==> flow/design.v <==
module ALU (
  input  logic [31:0] A, B,
  input  logic [3:0] ALUOp,
  output logic [31:0] Result,
  output logic Zero, Carry, Overflow, Negative
);
  logic [32:0] tmp;
  always_comb begin
    tmp = 33'd0;
    Carry = 0;
    Overflow = 0;
    case (ALUOp)
      4'b0000: begin  
        tmp = A + B;
        Result = tmp[31:0];
        Carry = tmp[32];
        Overflow = (~A[31] & ~B[31] & Result[31]) | (A[31] & B[31] & ~Result[31]);
      end
      4'b0001: begin  
        tmp = A - B;
        Result = tmp[31:0];
        Carry = tmp[32];
        Overflow = (A[31] & ~B[31] & ~Result[31]) | (~A[31] & B[31] & Result[31]);
      end
      4'b0010: Result = A & B;
      4'b0011: Result = A | B;
      4'b0100: Result = A ^ B;
      4'b0101: Result = ~A;
      4'b0110: Result = ~B;
      4'b0111: Result = A << B[4:0];
      4'b1000: Result = A >> B[4:0];
      4'b1001: Result = $signed(A) >>> B[4:0];
      default: Result = 32'd0;
    endcase
    Zero = (Result == 0);
    Negative = Result[31];
  end
endmodule
module ALUControl(
  input  logic [6:0] funct7,
  input  logic [2:0] funct3,
  input  logic [6:0] opcode,
  output logic [3:0] ALUOp
);
  always_comb begin
    case (opcode)
      7'b0110011: begin  
        case ({funct7, funct3})
          10'b0000000_000: ALUOp = 4'b0000;  
          10'b0100000_000: ALUOp = 4'b0001;  
          10'b0000000_111: ALUOp = 4'b0010;  
          10'b0000000_110: ALUOp = 4'b0011;  
          10'b0000000_100: ALUOp = 4'b0100;  
          10'b0000000_001: ALUOp = 4'b0111;  
          10'b0000000_101: ALUOp = 4'b1000;  
          10'b0100000_101: ALUOp = 4'b1001;  
          default: ALUOp = 4'b1111;
        endcase
      end
      default: ALUOp = 4'b1111;
    endcase
  end
endmodule
module InstructionDecoder(
  input  logic [31:0] instruction,
  output logic [6:0]  opcode,
  output logic [4:0]  rd,
  output logic [2:0]  funct3,
  output logic [4:0]  rs1,
  output logic [4:0]  rs2,
  output logic [6:0]  funct7
);
  assign opcode = instruction[6:0];
  assign rd     = instruction[11:7];
  assign funct3 = instruction[14:12];
  assign rs1    = instruction[19:15];
  assign rs2    = instruction[24:20];
  assign funct7 = instruction[31:25];
endmodule
module ALU_Pipeline(
  input  logic clk, rst,
  input  logic [31:0] A_in, B_in,
  input  logic [31:0] instr_in,
  output logic [31:0] Result_out,
  output logic Zero_out, Carry_out, Overflow_out, Negative_out
);
  logic [31:0] A_reg, B_reg;
  logic [3:0]  ALUOp;
  logic [31:0] instr_reg;
  logic [6:0] opcode, funct7;
  logic [4:0] rd, rs1, rs2;
  logic [2:0] funct3;
  logic [31:0] Result_comb;
  logic Zero_comb, Carry_comb, Overflow_comb, Negative_comb;
  always_ff @(posedge clk or posedge rst) begin
    if (rst) begin
      A_reg <= 0;
      B_reg <= 0;
      instr_reg <= 0;
    end else begin
      A_reg <= A_in;
      B_reg <= B_in;
      instr_reg <= instr_in;
    end
  end
  InstructionDecoder decoder (
    .instruction(instr_reg),
    .opcode(opcode),
    .rd(rd),
    .funct3(funct3),
    .rs1(rs1),
    .rs2(rs2),
    .funct7(funct7)
  );
  ALUControl control (
    .opcode(opcode),
    .funct3(funct3),
    .funct7(funct7),
    .ALUOp(ALUOp)
  );
  ALU alu_inst (
    .A(A_reg),
    .B(B_reg),
    .ALUOp(ALUOp),
    .Result(Result_comb),
    .Zero(Zero_comb),
    .Carry(Carry_comb),
    .Overflow(Overflow_comb),
    .Negative(Negative_comb)
  );
  always_ff @(posedge clk or posedge rst) begin
    if (rst) begin
      Result_out <= 0;
      Zero_out <= 0;
      Carry_out <= 0;
      Overflow_out <= 0;
      Negative_out <= 0;
    end else begin
      Result_out <= Result_comb;
      Zero_out <= Zero_comb;
      Carry_out <= Carry_comb;
      Overflow_out <= Overflow_comb;
      Negative_out <= Negative_comb;
    end
  end
endmodule
## Reports on ALU_Pipeline

The steps from the RTL of ALU_Pipeline to its reports follow in flow order.
Line numbers count from 1 in the design file above.
Library cell names are shortened.
Not given: n/a

| design | value |
|---|---|
| design top | ALU_Pipeline |
| clock | clk |
| library | sky130hd |
| library corner | tt_025C_1v80 |

## Elaborated design

Counts by Yosys on the flattened word-level netlist (proc, flatten, opt, wreduce; memories kept). Register bits leave out memories and registers merged into their read ports (data or address); mux counts leave out enables and synchronous resets folded into registers. Print and check cells are left out. Cells with the same type and inputs are merged into one.

| word-level totals | value |
|---|---|
| bits in registers | 132 |
| latch bits | 0 |
| memory bits (writable) | 0 |
| memory bits (read-only) | 0 |
| clocked read ports x word width | 0 |
| memory cells | 0 |
| input bits | 98 |
| output and inout bits | 36 |
| elaborated cells | 57 |

| cells by class | value |
|---|---|
| add/subtract/negate cells | 2 |
| $mul | 0 |
| div/mod/pow operators | 0 |
| order comparisons | 0 |
| equality and inequality tests | 17 |
| shift-type cells | 3 |
| multiplexer cells | 5 |
| bitwise gates (word level) | 19 |
| reduce/logical cells | 3 |

Operators by type and width:

| cell | number |
|---|---|
| case mux 32 bit (select 10 bit) | 1 |
| inverter 32 bit | 2 |
| equality test 10 x 3 -> 1 bit with constant B | 4 |
| adder 32 x 32 -> 33 bit | 1 |
| subtractor 32 x 32 -> 33 bit | 1 |
| AND 32 bit | 1 |
| bitwise OR 32 bit | 1 |
| XOR 32 bit | 1 |
| << shifter 32 x 5 -> 32 bit | 1 |
| right shift 32 x 5 -> 32 bit | 1 |
| >>> shifter 32 x 5 -> 32 bit | 1 |
| zero test 32 bit | 1 |
| case mux 4 bit (select 8 bit) | 1 |
| equality test 10 x 9 -> 1 bit with constant B | 2 |
| equality test 4 x 3 -> 1 bit with constant B | 4 |
| equality test 10 x 1 -> 1 bit with constant B | 1 |
| zero test 10 bit | 1 |
| AND 1 bit | 8 |
| equality test 4 x 2 -> 1 bit with constant B | 2 |
| equality test 4 bit with constant B | 2 |
| equality test 7 x 6 -> 1 bit with constant B | 1 |
| inverter 1 bit | 4 |
| equality test 4 x 1 -> 1 bit with constant B | 1 |
| zero test 4 bit | 1 |
| two-way mux 4 bit | 1 |
| case mux 1 bit (select 2 bit) | 2 |
| bitwise OR 1 bit | 2 |

## Logic depth

Longest topological path by Yosys (ltp), each cell counted once; first at word level (registers and memories cut), then after technology mapping (sequential cells cut; the memories' decode and read muxes count).

| logic depth | value |
|---|---|
| depth after elaboration | 6 |
| ABC_AREA | 0 |
| gate-level depth with buffers | 20 |
| depth with buffers taken out | 15 |

## Synthesis result

The flow's flattened synthesis, as Yosys stat reports it; memories are mapped. The netlist is that of the ABC_AREA named above (0 if unset); the other value can give another one.
Totals and module areas in this step are rounded.

Cells by type:

| type | number | total area (um2) |
|---|---|---|
| dfrtp_1 | 116 | 2.9E+03 |
| ha_1 | 98 | 1.23E+03 |
| mux4_2 | 48 | 1.08E+03 |
| a21oi_1 | 125 | 625.6 |
| nand2_1 | 158 | 593.069 |
| mux2i_1 | 55 | 550.528 |
| nor2_1 | 141 | 529.258 |
| o21ai_0 | 90 | 450.432 |
| mux2_2 | 34 | 382.867 |
| inv_1 | 97 | 364.099 |
| clkbuf_1 | 82 | 307.795 |
| nor3_1 | 41 | 205.197 |
| nand3_1 | 37 | 185.178 |
| mux4_1 | 7 | 183.926 |
| a221o_1 | 17 | 170.163 |
| a21o_1 | 21 | 157.651 |
| a22oi_1 | 21 | 157.651 |
| o2111ai_1 | 17 | 148.893 |

Other cell types: 76; their cells: 422.

| mapped netlist | value |
|---|---|
| mapped cells | 1,627 |
| cell area after synthesis | 13,500 um2 |
| area of sequential cells | 2,900 um2 |
| mapped flip-flops | 116 |
| buffers | 136 |

By module: a second synthesis without flattening, with its own total; a netlist apart from the flattened one above.

| second synthesis, totals | value |
|---|---|
| cell total of the unflattened synthesis | 1,586 |
| area total of the unflattened synthesis | 13,400 um2 |

Rows give one instance, submodules left out.

By module:

| module | instances | cells | area (um2) | sequential area (um2) |
|---|---|---|---|---|
| ALU | 1 | 1,401 | 9,740 | 0.0 |
| ALU_Pipeline | 1 | 133 | 3,310 | 3,300 |
| InstructionDecoder | 1 | 32 | 240 | 0.0 |
| ALUControl | 1 | 20 | 126 | 0.0 |

## Worst setup path after synthesis

Source: OpenSTA report_checks on the synthesized netlist (no wires, ideal clock, input and output delay 20% of the period each), path of least setup slack; recovery checks are left aside. Register names are those of the netlist, which keeps one name where synthesis merged equal registers.

| path post-synthesis | value |
|---|---|
| kind | reg-to-reg |
| start point | register B_reg[3] |
| end point | register Zero_out |
| clock period | 7.0 ns |
| setup time | 0.096 ns |
| launch time at the first pin | 0.000 ns |
| data arrival time | 5.278 ns |
| required time | 6.904 ns |
| setup slack | 1.627 ns |
| path delay | 5.374 ns |
| stages on the path | 18 |
| buffers on the path | 5 |
| synthesis period reached | 5.373 ns |

"path delay" is the arrival time less input delay plus setup time.
"stages on the path": output pins that drive a net of the path, with the launching flip-flop's if there is one; two outputs of one cell count as two.
"synthesis period reached" is the clock period less the worst setup slack; recovery checks do not enter. This is arithmetic on one report: input and output delays are still those of the set period (20% each).
Between the ends stands the longest chain of elaborated cells between them, by number of cells; it is not shown to be the way that was timed. Of several equally long chains one is given.
A line is the first line of the expression or statement that the cell stems from. Yosys adds cells for indexed reads and writes and turns some case tables into memories.

| between the ends, post-synthesis | value |
|---|---|
| cells stage by stage | dfrtp_1 buf_2 inv_1 buf_1 buf_1 buf_1 ha_1 clkbuf_1 o41ai_2 a21boi_0 o311ai_0 xor2_1 o221ai_1 or4_1 or4_1 or4_1 or4_1 nor4_2 |
| cells in the longest elaborated chain | 3 |
| elaborated cells on any way between the ends | 11 |
| source lines of those cells | 11 |
| those cells by class | add/sub: 2; shift: 3; mux: 1; logic: 4; reduce/logical: 1 |

RTL lines, path post-synthesis:

| item | line | RTL |
|---|---|---|
| start: declaration | 87 | `logic [31:0] A_reg, B_reg;` |
| start: assignment | 98 | `B_reg <= 0;` |
| start: assignment | 102 | `B_reg <= B_in;` |
| subtractor 32 x 32 -> 33 bit | 20 | `tmp = A - B;` |
| case mux 32 bit (select 10 bit) | 12 | `case (ALUOp)` |
| zero test 32 bit | 35 | `Zero = (Result == 0);` |
| end: assignment | 134 | `Zero_out <= 0;` |
| end: assignment | 140 | `Zero_out <= Zero_comb;` |
| end: declaration | 85 | `output logic Zero_out, Carry_out, Overflow_out, Negative_out` |

Nets of the timed path that keep an RTL name, with a line that drives or declares them; the list need not be complete.

Nets with RTL names, path post-synthesis:

| net | line |
|---|---|
| Result_comb[11] | 12 |

## Path in the finished layout

Path of least setup slack in the final report of stored run 1 (OpenROAD, finished layout, wires in). Where an end is a register, its clock arrival counts in the times.

| path post-layout | value |
|---|---|
| kind | reg-to-reg |
| start point | register B_reg[2] |
| end point | register Zero_out |
| clock period | 8.49 ns |
| setup time | 0.09 ns |
| launch time at the first pin | 0.48 ns |
| data arrival time | 6.40 ns |
| required time | 8.86 ns |
| setup slack | 2.47 ns |
| stages on the path | 15 |
| buffers on the path | 0 |

Between the ends stands the longest chain of elaborated cells between them, by number of cells; it is not shown to be the way that was timed. Of several equally long chains one is given.

| between the ends, post-layout | value |
|---|---|
| cells stage by stage | dfrtp_4 inv_1 ha_1 nor2_1 o311ai_1 a21oi_1 o31ai_1 o41ai_1 a221oi_1 o22ai_1 or3_1 or4_1 or4_1 or4_1 nor4_2 |
| cells in the longest elaborated chain | 3 |
| elaborated cells on any way between the ends | 11 |
| source lines of those cells | 11 |
| those cells by class | add/sub: 2; shift: 3; mux: 1; logic: 4; reduce/logical: 1 |

RTL lines, path post-layout:

| item | line | RTL |
|---|---|---|
| start: declaration | 87 | `logic [31:0] A_reg, B_reg;` |
| start: assignment | 98 | `B_reg <= 0;` |
| start: assignment | 102 | `B_reg <= B_in;` |
| subtractor 32 x 32 -> 33 bit | 20 | `tmp = A - B;` |
| case mux 32 bit (select 10 bit) | 12 | `case (ALUOp)` |
| zero test 32 bit | 35 | `Zero = (Result == 0);` |
| end: assignment | 134 | `Zero_out <= 0;` |
| end: assignment | 140 | `Zero_out <= Zero_comb;` |
| end: declaration | 85 | `output logic Zero_out, Carry_out, Overflow_out, Negative_out` |

Nets of the timed path that keep an RTL name, with a line that drives or declares them; the list need not be complete.

Nets with RTL names, path post-layout:

| net | line |
|---|---|
| Result_comb[24] | 12 |

Add stored flow runs of ALU_Pipeline

Stored flow runs of ALU_Pipeline (4 of them; Yosys, OpenROAD, sky130hd). They differ in their settings and are not a sequence. Constraints: input delay and output delay 20% of the set period each, output load 0.01 pF.
"achieved period" is the run's clock period less its worst setup slack. It is reckoned from that one timing run; input and output delays stay at 20% of the period that was set.
Measured values are rounded.
Among the settings, - means not set for that run.
Results: - = not shown.

| run | CORE_MARGIN | CORE_UTILIZATION | CTS_CLUSTER_DIAMETER | CTS_CLUSTER_SIZE | GPL_ROUTABILITY_DRIVEN | MAX_ROUTING_LAYER | MIN_ROUTING_LAYER | PLACE_DENSITY_LB_ADDON | SLEW_MARGIN | period_ns | CAP_MARGIN | ABC_AREA | CELL_PAD_IN_SITES_GLOBAL_PLACEMENT | CORE_ASPECT_RATIO | GPL_TIMING_DRIVEN | SETUP_SLACK_MARGIN | TNS_END_PERCENT | HOLD_SLACK_MARGIN | PLACE_DENSITY | setup TNS (ns) | utilization after routing | total die area (um2) | Yosys chip area after synthesis (um2) | achieved period (ns) | lowest setup slack (ns) |
|---|---|---|---|---|---|---|---|---|---|---|---|---|---|---|---|---|---|---|---|---|---|---|---|---|---|
| stored run 1 | 6 | 31 | 124 | 75 | 0 | met4 | met1 | 0.09 | 30 | 8.49 | 20 | - | - | - | - | - | - | - | - | 0.000 | 0.367 | 48,600 | 13,500 | 6.021 | 2.47 |
| stored run 2 | 2 | 35 | 302 | - | 0 | met4 | met2 | - | 15 | 7.26 | 25 | 1 | 3 | 0.93 | 0 | -0.07 | 20 | - | - | - | - | - | - | - | - |
| stored run 3 | 2 | 43 | 289 | 57 | 1 | met4 | met2 | - | 30 | 9.32 | 5 | 0 | - | 0.53 | 0 | 1.4 | - | -0.08 | 0.88 | - | - | - | - | - | - |
| stored run 4 | 2 | 72 | 124 | 57 | 1 | met4 | met2 | - | 30 | 9.32 | 5 | 1 | - | 1.2 | - | 1.4 | - | -0.08 | 0.4 | - | - | - | - | - | - |

Stored run 2: did not finish, routing stopped with GRT-0116
Stored run 3: did not finish, routing stopped with GRT-0116
Stored run 4: did not finish, routing stopped with GRT-0116
